==> flow/design.v <==
`default_nettype none
module BobTop (
	clock,
	reset,
	rx,
	runway_override,
	emergency_override,
	tx,
	framing_error,
	runway_active,
	emergency,
	receiving,
	sending
);
	input wire clock;
	input wire reset;
	input wire rx;
	input wire [1:0] runway_override;
	input wire emergency_override;
	output wire tx;
	output wire framing_error;
	output wire [1:0] runway_active;
	output wire emergency;
	output wire receiving;
	output wire sending;
	wire [7:0] uart_rx_data;
	wire [7:0] uart_tx_data;
	wire uart_rx_valid;
	wire uart_tx_ready;
	wire uart_tx_send;
	UartRX #(
		.CLK_HZ(25000000),
		.BAUD_RATE(115200)
	) receiver(
		.clock(clock),
		.reset(reset),
		.rx(rx),
		.data(uart_rx_data),
		.done(uart_rx_valid),
		.framing_error(framing_error),
		.receiving(receiving)
	);
	UartTX #(
		.CLK_HZ(25000000),
		.BAUD_RATE(115200)
	) transmitter(
		.clock(clock),
		.reset(reset),
		.send(uart_tx_send),
		.data(uart_tx_data),
		.tx(tx),
		.ready(uart_tx_ready),
		.sending(sending)
	);
	reg [1:0] ro_temp;
	reg [1:0] ro_sync;
	reg eo_temp;
	reg eo_sync;
	always @(posedge clock) begin
		ro_temp <= runway_override;
		eo_temp <= emergency_override;
		ro_sync <= ro_temp;
		eo_sync <= eo_temp;
	end
	Bob bobby(
		.clock(clock),
		.reset(reset),
		.uart_rx_data(uart_rx_data),
		.uart_rx_valid(uart_rx_valid),
		.uart_tx_data(uart_tx_data),
		.uart_tx_ready(uart_tx_ready),
		.uart_tx_send(uart_tx_send),
		.runway_active(runway_active),
		.runway_override(ro_sync),
		.emergency_out(emergency),
		.emergency_override(eo_sync)
	);
endmodule
module Bob (
	clock,
	reset,
	uart_rx_data,
	uart_rx_valid,
	runway_override,
	emergency_override,
	uart_tx_data,
	uart_tx_ready,
	uart_tx_send,
	runway_active,
	emergency_out
);
	input wire clock;
	input wire reset;
	input wire [7:0] uart_rx_data;
	input wire uart_rx_valid;
	input wire [1:0] runway_override;
	input wire emergency_override;
	output wire [7:0] uart_tx_data;
	input wire uart_tx_ready;
	output wire uart_tx_send;
	output wire [1:0] runway_active;
	output wire emergency_out;
	wire [7:0] uart_request;
	wire uart_rd_request;
	wire uart_empty;
	wire runway_id;
	wire lock;
	wire unlock;
	reg [3:0] cleared_id_to_lock;
	wire sel_takeoff_id_lock;
	wire [9:0] runway;
	wire queue_takeoff_plane;
	wire unqueue_takeoff_plane;
	wire [3:0] cleared_takeoff_id;
	wire takeoff_fifo_full;
	wire takeoff_fifo_empty;
	wire queue_landing_plane;
	wire unqueue_landing_plane;
	wire [3:0] cleared_landing_id;
	wire landing_fifo_full;
	wire landing_fifo_empty;
	wire send_hold;
	wire send_say_ag;
	wire send_divert;
	wire send_divert_landing;
	wire send_valid_id;
	wire send_invalid_id;
	wire [1:0] send_clear;
	reg [7:0] reply_to_send;
	wire send_reply;
	wire queue_reply;
	wire reply_fifo_full;
	wire reply_fifo_empty;
	reg emergency;
	wire set_emergency;
	wire unset_emergency;
	reg [3:0] emergency_id;
	FIFO #(
		.WIDTH(8),
		.DEPTH(4)
	) uart_requests(
		.clock(clock),
		.reset(reset),
		.data_in(uart_rx_data),
		.we(uart_rx_valid),
		.re(uart_rd_request),
		.data_out({uart_request[7-:4], uart_request[3-:3], uart_request[0]}),
		.full(),
		.empty(uart_empty)
	);
	FIFO #(
		.WIDTH(4),
		.DEPTH(8)
	) takeoff_fifo(
		.clock(clock),
		.reset(reset),
		.data_in(uart_request[7-:4]),
		.we(queue_takeoff_plane),
		.re(unqueue_takeoff_plane),
		.data_out(cleared_takeoff_id),
		.full(takeoff_fifo_full),
		.empty(takeoff_fifo_empty)
	);
	FIFO #(
		.WIDTH(4),
		.DEPTH(8)
	) landing_fifo(
		.clock(clock),
		.reset(reset),
		.data_in(uart_request[7-:4]),
		.we(queue_landing_plane),
		.re(unqueue_landing_plane),
		.data_out(cleared_landing_id),
		.full(landing_fifo_full),
		.empty(landing_fifo_empty)
	);
	wire [3:0] new_id;
	reg [3:0] id_in;
	wire sel_diverted_id;
	wire take_id;
	wire release_id;
	wire id_full;
	wire [15:0] all_id;
	always @(*)
		if (sel_diverted_id)
			id_in = cleared_landing_id;
		else
			id_in = uart_request[7-:4];
	AircraftIDManager id_manager(
		.clock(clock),
		.reset(reset),
		.id_in(id_in),
		.release_id(release_id),
		.take_id(take_id),
		.id_out(new_id),
		.all_id(all_id),
		.full(id_full)
	);
	ReadRequestFsm fsm(
		.emergency(emergency_out),
		.clock(clock),
		.reset(reset),
		.uart_empty(uart_empty),
		.uart_request(uart_request),
		.takeoff_fifo_full(takeoff_fifo_full),
		.landing_fifo_full(landing_fifo_full),
		.takeoff_fifo_empty(takeoff_fifo_empty),
		.landing_fifo_empty(landing_fifo_empty),
		.reply_fifo_full(reply_fifo_full),
		.runway_active(runway_active),
		.all_id(all_id),
		.id_full(id_full),
		.emergency_id(emergency_id),
		.runway(runway),
		.uart_rd_request(uart_rd_request),
		.queue_takeoff_plane(queue_takeoff_plane),
		.queue_landing_plane(queue_landing_plane),
		.unqueue_takeoff_plane(unqueue_takeoff_plane),
		.unqueue_landing_plane(unqueue_landing_plane),
		.send_clear(send_clear),
		.send_hold(send_hold),
		.send_say_ag(send_say_ag),
		.send_divert(send_divert),
		.send_divert_landing(send_divert_landing),
		.send_invalid_id(send_invalid_id),
		.send_valid_id(send_valid_id),
		.queue_reply(queue_reply),
		.lock(lock),
		.unlock(unlock),
		.runway_id(runway_id),
		.set_emergency(set_emergency),
		.unset_emergency(unset_emergency),
		.take_id(take_id),
		.release_id(release_id),
		.sel_takeoff_id_lock(sel_takeoff_id_lock),
		.sel_diverted_id(sel_diverted_id)
	);
	always @(posedge clock)
		if (reset)
			reply_to_send <= 0;
		else if (send_clear[0] ^ send_clear[1]) begin
			if (send_clear[0]) begin
				reply_to_send[7-:4] <= cleared_takeoff_id;
				reply_to_send[3-:3] <= 3'b011;
				reply_to_send[0] <= runway_id;
			end
			else if (send_clear[1]) begin
				reply_to_send[7-:4] <= cleared_landing_id;
				reply_to_send[3-:3] <= 3'b011;
				reply_to_send[0] <= runway_id;
			end
		end
		else if (send_hold) begin
			reply_to_send[7-:4] <= uart_request[7-:4];
			reply_to_send[3-:3] <= 3'b100;
			reply_to_send[0] <= 1'b0;
		end
		else if (send_say_ag) begin
			reply_to_send[7-:4] <= uart_request[7-:4];
			reply_to_send[3-:3] <= 3'b101;
			reply_to_send[0] <= 1'b0;
		end
		else if (send_divert) begin
			reply_to_send[7-:4] <= uart_request[7-:4];
			reply_to_send[3-:3] <= 3'b110;
			reply_to_send[0] <= 1'b0;
		end
		else if (send_divert_landing) begin
			reply_to_send[7-:4] <= cleared_landing_id;
			reply_to_send[3-:3] <= 3'b110;
			reply_to_send[0] <= 1'b0;
		end
		else if (send_invalid_id) begin
			reply_to_send[7-:4] <= 4'd0;
			reply_to_send[3-:3] <= 3'b111;
			reply_to_send[0] <= 1'b1;
		end
		else if (send_valid_id) begin
			reply_to_send[7-:4] <= new_id;
			reply_to_send[3-:3] <= 3'b111;
			reply_to_send[0] <= 1'b0;
		end
	FIFO #(
		.WIDTH(8),
		.DEPTH(4)
	) uart_replies(
		.clock(clock),
		.reset(reset),
		.data_in(reply_to_send),
		.we(queue_reply),
		.re(send_reply),
		.data_out(uart_tx_data),
		.full(reply_fifo_full),
		.empty(reply_fifo_empty)
	);
	SendReplyFsm reply_fsm(
		.clock(clock),
		.reset(reset),
		.uart_tx_ready(uart_tx_ready),
		.reply_fifo_empty(reply_fifo_empty),
		.send_reply(send_reply),
		.uart_tx_send(uart_tx_send)
	);
	always @(*)
		if (sel_takeoff_id_lock)
			cleared_id_to_lock = cleared_takeoff_id;
		else
			cleared_id_to_lock = cleared_landing_id;
	RunwayManager runway_manager(
		.clock(clock),
		.reset(reset),
		.plane_id_unlock(uart_request[7-:4]),
		.plane_id_lock(cleared_id_to_lock),
		.runway_id(runway_id),
		.lock(lock),
		.unlock(unlock),
		.runway_active(runway_active),
		.runway_override(runway_override),
		.runway(runway)
	);
	always @(posedge clock)
		if (reset) begin
			emergency_id <= 4'd0;
			emergency <= 1'b0;
		end
		else if (set_emergency) begin
			emergency_id <= uart_request[7-:4];
			emergency <= 1'b1;
		end
		else if (unset_emergency)
			emergency <= 1'b0;
	assign emergency_out = emergency | emergency_override;
endmodule
module ReadRequestFsm (
	clock,
	reset,
	uart_empty,
	uart_request,
	takeoff_fifo_full,
	landing_fifo_full,
	takeoff_fifo_empty,
	landing_fifo_empty,
	reply_fifo_full,
	runway_active,
	emergency,
	all_id,
	id_full,
	emergency_id,
	runway,
	uart_rd_request,
	queue_takeoff_plane,
	queue_landing_plane,
	unqueue_takeoff_plane,
	unqueue_landing_plane,
	send_clear,
	send_hold,
	send_say_ag,
	send_divert,
	send_divert_landing,
	send_invalid_id,
	send_valid_id,
	queue_reply,
	lock,
	unlock,
	runway_id,
	set_emergency,
	unset_emergency,
	take_id,
	release_id,
	sel_takeoff_id_lock,
	sel_diverted_id
);
	input wire clock;
	input wire reset;
	input wire uart_empty;
	input wire [7:0] uart_request;
	input wire takeoff_fifo_full;
	input wire landing_fifo_full;
	input wire takeoff_fifo_empty;
	input wire landing_fifo_empty;
	input wire reply_fifo_full;
	input wire [1:0] runway_active;
	input wire emergency;
	input wire [15:0] all_id;
	input wire id_full;
	input wire [3:0] emergency_id;
	input wire [9:0] runway;
	output reg uart_rd_request;
	output reg queue_takeoff_plane;
	output reg queue_landing_plane;
	output reg unqueue_takeoff_plane;
	output reg unqueue_landing_plane;
	output reg [1:0] send_clear;
	output reg send_hold;
	output reg send_say_ag;
	output reg send_divert;
	output reg send_divert_landing;
	output reg send_invalid_id;
	output reg send_valid_id;
	output reg queue_reply;
	output reg lock;
	output reg unlock;
	output reg runway_id;
	output reg set_emergency;
	output reg unset_emergency;
	output reg take_id;
	output reg release_id;
	output reg sel_takeoff_id_lock;
	output reg sel_diverted_id;
	wire [3:0] plane_id;
	wire [2:0] msg_type;
	wire [1:0] msg_action;
	reg takeoff_first;
	reg reverse_takeoff_first;
	assign plane_id = uart_request[7-:4];
	assign msg_type = uart_request[3-:3];
	assign msg_action = uart_request[0];
	reg [2:0] state;
	reg [2:0] next_state;
	always @(*) begin
		uart_rd_request = 1'b0;
		queue_takeoff_plane = 1'b0;
		queue_landing_plane = 1'b0;
		unqueue_takeoff_plane = 1'b0;
		unqueue_landing_plane = 1'b0;
		send_clear = 2'b00;
		send_hold = 1'b0;
		send_say_ag = 1'b0;
		send_divert = 1'b0;
		send_divert_landing = 1'b0;
		send_invalid_id = 1'b0;
		send_valid_id = 1'b0;
		queue_reply = 1'b0;
		lock = 1'b0;
		unlock = 1'b0;
		runway_id = 1'b0;
		set_emergency = 1'b0;
		unset_emergency = 1'b0;
		take_id = 1'b0;
		release_id = 1'b0;
		sel_takeoff_id_lock = 1'b0;
		sel_diverted_id = 1'b0;
		reverse_takeoff_first = 1'b0;
		next_state = 3'b000;
		case (state)
			3'b000:
				if (uart_empty) begin
					if (emergency) begin
						if (!landing_fifo_empty) begin
							next_state = 3'b110;
							unqueue_landing_plane = 1'b1;
						end
						else
							next_state = 3'b000;
					end
					else if (runway_active != 2'b11) begin
						if (!takeoff_fifo_empty && !landing_fifo_empty) begin
							if (takeoff_first) begin
								next_state = 3'b100;
								unqueue_takeoff_plane = 1'b1;
							end
							else begin
								next_state = 3'b101;
								unqueue_landing_plane = 1'b1;
							end
						end
						else if (!takeoff_fifo_empty) begin
							next_state = 3'b100;
							unqueue_takeoff_plane = 1'b1;
						end
						else if (!landing_fifo_empty) begin
							next_state = 3'b101;
							unqueue_landing_plane = 1'b1;
						end
						else
							next_state = 3'b000;
					end
					else
						next_state = 3'b000;
				end
				else begin
					next_state = 3'b001;
					uart_rd_request = 1'b1;
				end
			3'b001:
				if (msg_type == 3'b000) begin
					if (all_id[plane_id]) begin
						next_state = 3'b010;
						if (msg_action == 1'b0) begin
							if (takeoff_fifo_full) begin
								send_divert = 1'b1;
								release_id = 1'b1;
							end
							else begin
								queue_takeoff_plane = 1'b1;
								send_hold = 1'b1;
							end
						end
						else if (msg_action == 1'b1) begin
							if (landing_fifo_full || emergency) begin
								send_divert = 1'b1;
								release_id = 1'b1;
							end
							else begin
								queue_landing_plane = 1'b1;
								send_hold = 1'b1;
							end
						end
					end
					else
						next_state = 3'b011;
				end
				else if (msg_type == 3'b001) begin
					if (all_id[plane_id]) begin
						next_state = 3'b011;
						if (!msg_action) begin
							if ((runway[4-:4] == plane_id) && runway[0])
								release_id = 1'b1;
							unlock = 1'b1;
							runway_id = 1'b0;
						end
						else if (msg_action) begin
							if ((runway[9-:4] == plane_id) && runway[5])
								release_id = 1'b1;
							unlock = 1'b1;
							runway_id = 1'b1;
						end
					end
					else
						next_state = 3'b011;
				end
				else if (msg_type == 3'b010) begin
					if (msg_action == 1'b1) begin
						if (!landing_fifo_empty) begin
							next_state = 3'b110;
							unqueue_landing_plane = 1'b1;
						end
						else
							next_state = 3'b000;
						set_emergency = 1'b1;
					end
					else if (msg_action == 1'b0) begin
						next_state = 3'b011;
						if (emergency_id == plane_id)
							unset_emergency = 1'b1;
						release_id = 1'b1;
					end
				end
				else if (msg_type == 3'b111) begin
					next_state = 3'b010;
					if (id_full)
						send_invalid_id = 1'b1;
					else begin
						send_valid_id = 1'b1;
						take_id = 1'b1;
					end
				end
				else begin
					next_state = 3'b010;
					send_say_ag = 1'b1;
				end
			3'b010:
				if (reply_fifo_full)
					next_state = 3'b010;
				else begin
					next_state = 3'b011;
					queue_reply = 1'b1;
				end
			3'b011:
				if (emergency) begin
					if (!landing_fifo_empty) begin
						next_state = 3'b110;
						unqueue_landing_plane = 1'b1;
					end
					else
						next_state = 3'b000;
				end
				else if (runway_active != 2'b11) begin
					if (!takeoff_fifo_empty && !landing_fifo_empty) begin
						if (takeoff_first) begin
							next_state = 3'b100;
							unqueue_takeoff_plane = 1'b1;
							reverse_takeoff_first = 1'b1;
						end
						else begin
							next_state = 3'b101;
							unqueue_landing_plane = 1'b1;
							reverse_takeoff_first = 1'b1;
						end
					end
					else if (!takeoff_fifo_empty) begin
						next_state = 3'b100;
						unqueue_takeoff_plane = 1'b1;
					end
					else if (!landing_fifo_empty) begin
						next_state = 3'b101;
						unqueue_landing_plane = 1'b1;
					end
					else
						next_state = 3'b000;
				end
				else
					next_state = 3'b000;
			3'b100: begin
				next_state = 3'b111;
				sel_takeoff_id_lock = 1'b1;
				if (!runway_active[0]) begin
					runway_id = 1'b0;
					lock = 1'b1;
					send_clear = 2'b01;
				end
				else if (!runway_active[1]) begin
					runway_id = 1'b1;
					lock = 1'b1;
					send_clear = 2'b01;
				end
			end
			3'b101: begin
				next_state = 3'b111;
				if (!runway_active[0]) begin
					runway_id = 1'b0;
					lock = 1'b1;
					send_clear = 2'b10;
				end
				else if (!runway_active[1]) begin
					runway_id = 1'b1;
					lock = 1'b1;
					send_clear = 2'b10;
				end
			end
			3'b110: begin
				next_state = 3'b111;
				send_divert_landing = 1'b1;
				sel_diverted_id = 1'b1;
				release_id = 1'b1;
			end
			3'b111: begin
				next_state = 3'b000;
				queue_reply = 1'b1;
			end
			default: next_state = 3'b000;
		endcase
	end
	always @(posedge clock)
		if (reset)
			state <= 3'b000;
		else
			state <= next_state;
	always @(posedge clock)
		if (reset)
			takeoff_first <= 1'b0;
		else if (reverse_takeoff_first)
			takeoff_first <= ~takeoff_first;
endmodule
module SendReplyFsm (
	clock,
	reset,
	uart_tx_ready,
	reply_fifo_empty,
	send_reply,
	uart_tx_send
);
	input wire clock;
	input wire reset;
	input wire uart_tx_ready;
	input wire reply_fifo_empty;
	output reg send_reply;
	output reg uart_tx_send;
	reg state;
	reg next_state;
	always @(*) begin
		send_reply = 1'b0;
		uart_tx_send = 1'b0;
		case (state)
			1'd0:
				if (reply_fifo_empty || !uart_tx_ready)
					next_state = 1'd0;
				else begin
					next_state = 1'd1;
					send_reply = 1'b1;
				end
			1'd1: begin
				next_state = 1'd0;
				uart_tx_send = 1'b1;
			end
			default: next_state = 1'd0;
		endcase
	end
	always @(posedge clock)
		if (reset)
			state <= 1'd0;
		else
			state <= next_state;
endmodule
module FIFO (
	clock,
	reset,
	data_in,
	we,
	re,
	data_out,
	full,
	empty
);
	parameter signed [31:0] WIDTH = 8;
	parameter signed [31:0] DEPTH = 4;
	input wire clock;
	input wire reset;
	input wire [WIDTH - 1:0] data_in;
	input wire we;
	input wire re;
	output reg [WIDTH - 1:0] data_out;
	output wire full;
	output wire empty;
	reg [(DEPTH * WIDTH) - 1:0] queue;
	reg [$clog2(DEPTH):0] count;
	reg [$clog2(DEPTH) - 1:0] put_ptr;
	reg [$clog2(DEPTH) - 1:0] get_ptr;
	assign empty = count == 0;
	assign full = count == DEPTH;
	always @(posedge clock)
		if (reset) begin
			count <= 0;
			get_ptr <= 0;
			put_ptr <= 0;
			data_out <= 0;
		end
		else if ((re && !empty) && we) begin
			data_out <= queue[get_ptr * WIDTH+:WIDTH];
			get_ptr <= get_ptr + 1;
			queue[put_ptr * WIDTH+:WIDTH] <= data_in;
			put_ptr <= put_ptr + 1;
		end
		else if (re && !empty) begin
			data_out <= queue[get_ptr * WIDTH+:WIDTH];
			get_ptr <= get_ptr + 1;
			count <= count - 1;
		end
		else if (we && !full) begin
			queue[put_ptr * WIDTH+:WIDTH] <= data_in;
			put_ptr <= put_ptr + 1;
			count <= count + 1;
		end
endmodule
module RunwayManager (
	clock,
	reset,
	plane_id_unlock,
	plane_id_lock,
	runway_id,
	lock,
	unlock,
	runway_override,
	runway_active,
	runway
);
	input wire clock;
	input wire reset;
	input wire [3:0] plane_id_unlock;
	input wire [3:0] plane_id_lock;
	input wire runway_id;
	input wire lock;
	input wire unlock;
	input wire [1:0] runway_override;
	output wire [1:0] runway_active;
	output reg [9:0] runway;
	assign runway_active[0] = runway[0] | runway_override[0];
	assign runway_active[1] = runway[5] | runway_override[1];
	always @(posedge clock)
		if (reset)
			runway <= 1'sb0;
		else if (lock && !unlock) begin
			if (runway_id) begin
				runway[9-:4] <= plane_id_lock;
				runway[5] <= 1'b1;
			end
			else begin
				runway[4-:4] <= plane_id_lock;
				runway[0] <= 1'b1;
			end
		end
		else if (!lock && unlock) begin
			if (runway_id) begin
				if (plane_id_unlock == runway[9-:4])
					runway[5] <= 1'b0;
			end
			else if (plane_id_unlock == runway[4-:4])
				runway[0] <= 1'b0;
		end
endmodule
module AircraftIDManager (
	clock,
	reset,
	id_in,
	release_id,
	take_id,
	id_out,
	all_id,
	full
);
	input wire clock;
	input wire reset;
	input wire [3:0] id_in;
	input wire release_id;
	input wire take_id;
	output wire [3:0] id_out;
	output wire [15:0] all_id;
	output wire full;
	reg [15:0] taken_id;
	reg [3:0] id_avail;
	assign all_id = taken_id;
	assign id_out = id_avail;
	assign full = taken_id == 16'hffff;
	always @(*) begin
		id_avail = 4'd0;
		case (1'b0)
			taken_id[0]: id_avail = 4'd0;
			taken_id[1]: id_avail = 4'd1;
			taken_id[2]: id_avail = 4'd2;
			taken_id[3]: id_avail = 4'd3;
			taken_id[4]: id_avail = 4'd4;
			taken_id[5]: id_avail = 4'd5;
			taken_id[6]: id_avail = 4'd6;
			taken_id[7]: id_avail = 4'd7;
			taken_id[8]: id_avail = 4'd8;
			taken_id[9]: id_avail = 4'd9;
			taken_id[10]: id_avail = 4'd10;
			taken_id[11]: id_avail = 4'd11;
			taken_id[12]: id_avail = 4'd12;
			taken_id[13]: id_avail = 4'd13;
			taken_id[14]: id_avail = 4'd14;
			taken_id[15]: id_avail = 4'd15;
			default: id_avail = 4'd0;
		endcase
	end
	always @(posedge clock)
		if (reset)
			taken_id <= 1'sb0;
		else if (release_id)
			taken_id[id_in] <= 1'b0;
		else if (take_id && !full)
			taken_id[id_avail] <= 1'b1;
endmodule
`default_nettype none
module UartRX (
	clock,
	reset,
	rx,
	data,
	done,
	framing_error,
	receiving
);
	parameter signed [31:0] CLK_HZ = 25000000;
	parameter signed [31:0] BAUD_RATE = 115200;
	input wire clock;
	input wire reset;
	input wire rx;
	output reg [7:0] data;
	output wire done;
	output wire framing_error;
	output wire receiving;
	wire start;
	wire tick;
	BaudRateGenerator #(
		.CLK_HZ(CLK_HZ),
		.BAUD_RATE(BAUD_RATE)
	) conductor(
		.clock(clock),
		.reset(reset),
		.start_rx(start),
		.start_tx(1'b0),
		.tick(tick)
	);
	wire collect_data;
	wire en_data_counter;
	wire clear_data_counter;
	reg [3:0] data_counter;
	wire done_data;
	always @(posedge clock)
		if (reset)
			data <= 1'sb0;
		else if (collect_data && tick) begin
			data <= data >> 1;
			data[7] <= rx;
		end
	assign done_data = data_counter == 4'd8;
	always @(posedge clock)
		if (reset || clear_data_counter)
			data_counter <= 1'sb0;
		else if (en_data_counter && tick)
			data_counter <= data_counter + 1'b1;
	UartRXFsm fsm(
		.clock(clock),
		.reset(reset),
		.tick(tick),
		.rx(rx),
		.done_data(done_data),
		.start(start),
		.collect_data(collect_data),
		.en_data_counter(en_data_counter),
		.clear_data_counter(clear_data_counter),
		.framing_error(framing_error),
		.done(done),
		.receiving(receiving)
	);
endmodule
module UartRXFsm (
	clock,
	reset,
	tick,
	rx,
	done_data,
	start,
	collect_data,
	en_data_counter,
	clear_data_counter,
	framing_error,
	done,
	receiving
);
	input wire clock;
	input wire reset;
	input wire tick;
	input wire rx;
	input wire done_data;
	output reg start;
	output reg collect_data;
	output reg en_data_counter;
	output reg clear_data_counter;
	output reg framing_error;
	output reg done;
	output reg receiving;
	reg [1:0] state;
	reg [1:0] next_state;
	always @(*) begin
		start = 1'b0;
		collect_data = 1'b0;
		en_data_counter = 1'b0;
		clear_data_counter = 1'b0;
		framing_error = 1'b0;
		done = 1'b0;
		receiving = 1'b0;
		next_state = 2'd0;
		case (state)
			2'd0:
				if (!rx) begin
					next_state = 2'd1;
					start = 1'b1;
				end
				else
					next_state = 2'd0;
			2'd1:
				if (tick && rx)
					next_state = 2'd0;
				else if (tick && !rx)
					next_state = 2'd2;
				else
					next_state = 2'd1;
			2'd2: begin
				if (tick && !done_data) begin
					next_state = 2'd2;
					collect_data = 1'b1;
					en_data_counter = 1'b1;
				end
				else if (tick && done_data) begin
					if (!rx) begin
						next_state = 2'd3;
						framing_error = 1'b1;
					end
					else begin
						next_state = 2'd0;
						clear_data_counter = 1'b1;
						done = 1'b1;
					end
				end
				else
					next_state = 2'd2;
				receiving = 1'b1;
			end
			2'd3: begin
				if (tick && rx) begin
					next_state = 2'd0;
					clear_data_counter = 1'b1;
				end
				else if (tick && !rx)
					next_state = 2'd3;
				framing_error = 1'b1;
			end
			default: next_state = 2'd0;
		endcase
	end
	always @(posedge clock)
		if (reset)
			state <= 2'd0;
		else
			state <= next_state;
endmodule
`default_nettype none
module UartTX (
	clock,
	reset,
	send,
	data,
	tx,
	ready,
	sending
);
	parameter signed [31:0] CLK_HZ = 25000000;
	parameter signed [31:0] BAUD_RATE = 115200;
	input wire clock;
	input wire reset;
	input wire send;
	input wire [7:0] data;
	output reg tx;
	output wire ready;
	output wire sending;
	wire start;
	wire tick;
	BaudRateGenerator #(
		.CLK_HZ(CLK_HZ),
		.BAUD_RATE(BAUD_RATE)
	) conductor(
		.clock(clock),
		.reset(reset),
		.start_rx(1'b0),
		.start_tx(start),
		.tick(tick)
	);
	wire en_data_counter;
	reg [3:0] data_counter;
	wire done_data;
	wire clear_data_counter;
	assign done_data = data_counter == 4'd8;
	always @(posedge clock)
		if (reset || clear_data_counter)
			data_counter <= 1'sb0;
		else if (en_data_counter && tick)
			data_counter <= data_counter + 1;
	reg [7:0] saved_data;
	reg data_bit;
	wire send_data;
	always @(posedge clock)
		if (reset)
			saved_data <= 1'sb0;
		else if (start)
			saved_data <= data;
		else if (send_data && tick)
			saved_data <= saved_data >> 1;
	always @(posedge clock)
		if (reset || start)
			data_bit <= 1'b0;
		else if (send_data && tick)
			data_bit <= saved_data[0];
	wire send_start_bit;
	wire send_stop_bit;
	always @(posedge clock)
		if (reset)
			tx <= 1'b1;
		else if (send_start_bit)
			tx <= 1'b0;
		else if (send_data)
			tx <= data_bit;
		else if (send_stop_bit)
			tx <= 1'b1;
		else
			tx <= 1'b1;
	UartTXFsm fsm(
		.clock(clock),
		.reset(reset),
		.send(send),
		.tick(tick),
		.done_data(done_data),
		.start(start),
		.send_start_bit(send_start_bit),
		.send_data(send_data),
		.send_stop_bit(send_stop_bit),
		.en_data_counter(en_data_counter),
		.clear_data_counter(clear_data_counter),
		.ready(ready),
		.sending(sending)
	);
endmodule
module UartTXFsm (
	clock,
	reset,
	send,
	tick,
	done_data,
	start,
	send_start_bit,
	send_data,
	send_stop_bit,
	en_data_counter,
	clear_data_counter,
	ready,
	sending
);
	input wire clock;
	input wire reset;
	input wire send;
	input wire tick;
	input wire done_data;
	output reg start;
	output reg send_start_bit;
	output reg send_data;
	output reg send_stop_bit;
	output reg en_data_counter;
	output reg clear_data_counter;
	output reg ready;
	output reg sending;
	reg [1:0] state;
	reg [1:0] next_state;
	always @(*) begin
		start = 1'b0;
		send_start_bit = 1'b0;
		send_data = 1'b0;
		send_stop_bit = 1'b0;
		en_data_counter = 1'b0;
		clear_data_counter = 1'b0;
		ready = 1'b0;
		sending = 1'b0;
		next_state = 2'd0;
		case (state)
			2'd0:
				if (send) begin
					next_state = 2'd1;
					start = 1'b1;
					send_start_bit = 1'b1;
				end
				else begin
					next_state = 2'd0;
					ready = 1'b1;
				end
			2'd1: begin
				if (tick) begin
					next_state = 2'd2;
					send_data = 1'b1;
					en_data_counter = 1'b1;
				end
				else begin
					next_state = 2'd1;
					send_start_bit = 1'b1;
				end
				sending = 1'b1;
			end
			2'd2: begin
				if (tick && done_data) begin
					next_state = 2'd3;
					send_stop_bit = 1'b1;
					clear_data_counter = 1'b1;
				end
				else begin
					next_state = 2'd2;
					send_data = 1'b1;
					en_data_counter = 1'b1;
				end
				sending = 1'b1;
			end
			2'd3: begin
				if (tick) begin
					next_state = 2'd0;
					ready = 1'b1;
				end
				else begin
					next_state = 2'd3;
					send_stop_bit = 1'b1;
				end
				sending = 1'b1;
			end
			default: next_state = 2'd0;
		endcase
	end
	always @(posedge clock)
		if (reset)
			state <= 2'd0;
		else
			state <= next_state;
endmodule
`default_nettype none
module BaudRateGenerator (
	clock,
	reset,
	start_rx,
	start_tx,
	tick
);
	parameter signed [31:0] CLK_HZ = 25000000;
	parameter signed [31:0] BAUD_RATE = 115200;
	input wire clock;
	input wire reset;
	input wire start_rx;
	input wire start_tx;
	output wire tick;
	parameter signed [31:0] DIVISOR = CLK_HZ / BAUD_RATE;
	reg [$clog2(DIVISOR) + 1:0] clockCount;
	assign tick = clockCount == DIVISOR;
	always @(posedge clock)
		if (reset | tick)
			clockCount <= 1'sb0;
		else if (start_rx)
			clockCount <= DIVISOR / 2;
		else if (start_tx)
			clockCount <= 1'sb0;
		else
			clockCount <= clockCount + 1'b1;
endmodule
[Reports on BobTop]
What the tools print for BobTop, step after step.
Line numbers count from 1 in the design file above.
Operators carry their Yosys type and port widths (W data, S select, Z words).
Library cell names are shortened.
Not given: --
Inputs
  top: BobTop
  clock input: clock
  library: sky130hd
  corner: tt_025C_1v80

[Word-level counts]
Counts by Yosys on the flattened word-level netlist (proc, flatten, opt, wreduce; memories kept). Register bits leave out memories and registers merged into their read ports (data or address). Print and check cells are left out.
Operators by class
  add/subtract/negate cells: 26
  equal/unequal tests: 40
  shift-type cells: 16
  muxes and demuxes: 281
  bitwise gates (word level): 32
  reduce/logical cells: 112
Operators with widths (count)
  $mux W32: 12
  $mux W4: 35
  $neg A5 Y33: 4
  $mux W1: 131
  $and A32 B32 Y32: 4
  $or A32 B32 Y32: 4
  $not A32 Y32: 4
  $mux W3: 34
  $shift A4 B33 Y32: 2
  $shift A4 B33 Y32 const A: 2
  $shift A8 B33 Y32: 2
  $shift A8 B33 Y32 const A: 2
  $shiftx A32 B6 Y4: 2
  $shiftx A32 B6 Y8: 2
  $shift A1 B5 Y16 const A: 3
  $pmux W1 S2: 24
  $mux W8: 6
  $mux W2: 22
  $reduce_bool A2 Y1: 18
  $reduce_or A7 Y1: 5
  $and A16 B16 Y16: 2
  $or A16 B16 Y16: 2
  $not A16 Y16: 2
  $mux W16: 2
  $pmux W1 S3: 9
  $logic_and A1 B1 Y1: 25
  $reduce_or A6 Y1: 4
  $reduce_and A2 Y1: 11
Not listed: further kinds 38, cells in them 132.
Bit counts
  bits in registers: 286
  input bits: 6
  output and inout port bits: 7
  cells after elaboration: 556

[Depth]
Yosys ltp: most cells in a row. Word level: on the elaborated netlist, between registers, memories and ports. Mapped: between sequential cells and ports; inverters and the memories' decode and read muxes count.
Depth
  depth in word-level cells: 23
  ABC_AREA: 1
  gate-level depth with buffers: 25
  gate-level depth less buffers: 25

[Mapped cells and area]
Source: synth_stat.txt of the flow (Yosys; design flattened, memories mapped). It holds for the ABC_AREA given above (unset counts as 0); a run with the other value may have another netlist.
Cells by type
  edfxtp_1: count 128, total area 3.84E+03 sq um
  dfxtp_1: count 167, total area 3.34E+03 sq um
  o21ai_0: count 287, total area 1.44E+03 sq um
  inv_1: count 274, total area 1.03E+03 sq um
  nand2_1: count 247, total area 927.139 sq um
  a21oi_1: count 133, total area 665.638 sq um
  nor2_1: count 151, total area 566.794 sq um
  ha_1: count 41, total area 512.992 sq um
  nand3_1: count 99, total area 495.475 sq um
  o22ai_1: count 61, total area 381.616 sq um
  a31oi_1: count 38, total area 237.728 sq um
  o31ai_1: count 26, total area 195.187 sq um
  clkbuf_1: count 49, total area 183.926 sq um
  nor3_1: count 28, total area 140.134 sq um
  nand4_1: count 21, total area 131.376 sq um
  xor2_1: count 14, total area 122.618 sq um
  o32ai_1: count 10, total area 87.584 sq um
  fa_1: count 4, total area 80.077 sq um
Not listed: further types 33, cells in them 119.
Mapped netlist
  cell count: 1897
  mapped area: 15213.3 sq um
  sequential area: 7186.9 sq um
  mapped flip-flops: 295
  buffer cells: 69

[Timing after synthesis]
Source: OpenSTA report_checks on the synthesized netlist (no wires, ideal clock, input and output delay 20% of the period each), path of least setup slack; recovery checks are left aside. Register names are those of the netlist, which keeps one name where synthesis merged equal registers.
Timing path after synthesis
  path kind: input -> output
  from: in rx
  to: out framing_error
  clock period: 40.0 ns
  external input delay: 8.000 ns
  external output delay: 8.000 ns
  time at the first pin: 8.000 ns
  arrival: 8.282 ns
  required time: 32.000 ns
  path slack: 23.718 ns
  delay of the path: 0.282 ns
  stages on the path: 1
  path buffers: 0
  synthesis period reached: 16.282 ns
"delay of the path" = arrival - input delay + setup time.
At an output port there is no setup time.
"stages on the path" counts driving pins, that of a launching flip-flop among them; a cell with two outputs on the path counts twice.
"synthesis period reached" is the clock period less the worst setup slack; recovery checks do not enter. This is arithmetic on one report: input and output delays are still those of the set period (20% each).
The rows between start and end are the longest chain of elaborated cells between them; the timing report does not say that the signal goes this way. Where chains are equally long, one stands for them.
Each line given opens the expression or statement behind the cell; cells for indexed reads and writes are added by Yosys, which also makes memories of some case tables.
Between the ends, after synthesis
  path through: o21ai_0
  length of the longest elaborated chain: 4
  elaborated cells between the ends (all ways): 4
  those cells by class: mux (4)
RTL lines, path after synthesis
  from (decl): line 17  | input wire rx;
  $mux W1: line 967  | if (!rx) begin
  $mux W1: line 966  | else if (tick && done_data) begin
  $mux W1: line 961  | if (tick && !done_data) begin
  $pmux W1 S3: line 945  | case (state)
  to (decl): line 21  | output wire framing_error;

[Worst path after layout]
From the final timing report of job 1: the path of least setup slack in the routed layout; clock arrival at registers is part of the times.
Timing path after layout
  path kind: input -> output
  from: in rx
  to: out framing_error
  clock period: 10.8 ns
  external input delay: 2.16 ns
  external output delay: 2.16 ns
  time at the first pin: 2.16 ns
  arrival: 3.52 ns
  required time: 8.64 ns
  path slack: 5.12 ns
  stages on the path: 3
  path buffers: 2
The rows between start and end are the longest chain of elaborated cells between them; the timing report does not say that the signal goes this way. Where chains are equally long, one stands for them.
Between the ends, after layout
  path through: clkdlybuf4s50_1 -> o21ai_0 -> clkdlybuf4s50_1
  length of the longest elaborated chain: 4
  elaborated cells between the ends (all ways): 4
  those cells by class: mux (4)
RTL lines, path after layout
  from (decl): line 17  | input wire rx;
  $mux W1: line 967  | if (!rx) begin
  $mux W1: line 966  | else if (tick && done_data) begin
  $mux W1: line 961  | if (tick && !done_data) begin
  $pmux W1 S3: line 945  | case (state)
  to (decl): line 21  | output wire framing_error;

Data sheet: physical implementation of BobTop

Measured data: module BobTop, platform sky130hd, 2 stored runs of the flow under differing settings, order arbitrary. Input and output delays are each 20% of the period that was set; the output load is 0.01 pF.
By "finish__power__total" is meant OpenSTA's value without simulated activity: inputs other than the clock are taken to toggle once in ten clock periods, and the tool carries that through the logic.

Flow files of job 1
==> flow/run.sh <==
#!/bin/bash
# the make line also repeats the synthesis and layout settings of config.mk as NAME=value (left out here)
make -C /OpenROAD-flow-scripts/flow DESIGN_CONFIG=/design/flow/config.mk WORK_HOME=/design/flow/orfs CLKGATE_MAP_FILE= finish
==> flow/config.mk <==
export PLATFORM = sky130hd
export DESIGN_NAME = BobTop
export DESIGN_NICKNAME = BobTop
export VERILOG_FILES = /design/flow/design.v
export SDC_FILE = /design/flow/constraint.sdc
export NUM_CORES = 4
export LEC_CHECK = 0
export ABC_AREA = 1
export CAP_MARGIN = 20
export CELL_PAD_IN_SITES_DETAIL_PLACEMENT = 1
export CELL_PAD_IN_SITES_GLOBAL_PLACEMENT = 0
export CORE_ASPECT_RATIO = 0.88
export CORE_MARGIN = 2
export CORE_UTILIZATION = 50
export CTS_CLUSTER_DIAMETER = 93
export GPL_ROUTABILITY_DRIVEN = 0
export GPL_TIMING_DRIVEN = 0
export PLACE_DENSITY = 0.55
export SETUP_SLACK_MARGIN = 2.61
export SLEW_MARGIN = 20
export TNS_END_PERCENT = 100
==> flow/constraint.sdc <==
create_clock -name core_clock -period 10.8 [get_ports {clock}]
set_input_delay 2.1600 -clock core_clock [delete_from_list [all_inputs] [get_ports {clock}]]
set_output_delay 2.1600 -clock core_clock [all_outputs]
set_load 0.01 [all_outputs]

report of job 1
yosys chip area after synthesis (um^2): 15213.3
finish__design__die__area: 31840.5
finish__design__instance__utilization: 0.5733
finish__timing__setup__ws: 5.119
finish__timing__hold__ws: 0.325
finish__power__total: 3.186e-03

Flow files of job 2
==> flow/run.sh <==
#!/bin/bash
# the make line also repeats the synthesis and layout settings of config.mk as NAME=value (left out here)
make -C /OpenROAD-flow-scripts/flow DESIGN_CONFIG=/design/flow/config.mk WORK_HOME=/design/flow/orfs CLKGATE_MAP_FILE= finish
==> flow/config.mk <==
export PLATFORM = sky130hd
export DESIGN_NAME = BobTop
export DESIGN_NICKNAME = BobTop
export VERILOG_FILES = /design/flow/design.v
export SDC_FILE = /design/flow/constraint.sdc
export NUM_CORES = 4
export LEC_CHECK = 0
export ABC_AREA = 1
export CAP_MARGIN = 20
export CORE_ASPECT_RATIO = 0.78
export CORE_MARGIN = 7
export CORE_UTILIZATION = 45
export PLACE_DENSITY = 0.36
export SLEW_MARGIN = 20
export TNS_END_PERCENT = 5
==> flow/constraint.sdc <==
create_clock -name core_clock -period 40.0 [get_ports {clock}]
set_input_delay 8.0000 -clock core_clock [delete_from_list [all_inputs] [get_ports {clock}]]
set_output_delay 8.0000 -clock core_clock [all_outputs]
set_load 0.01 [all_outputs]

report of job 2
yosys chip area after synthesis (um^2): 15213.3
finish__design__die__area: 39191.0
finish__design__instance__utilization: 0.5015
finish__timing__setup__ws: 22.698
finish__timing__hold__ws: 0.325
finish__power__total: 8.231e-04
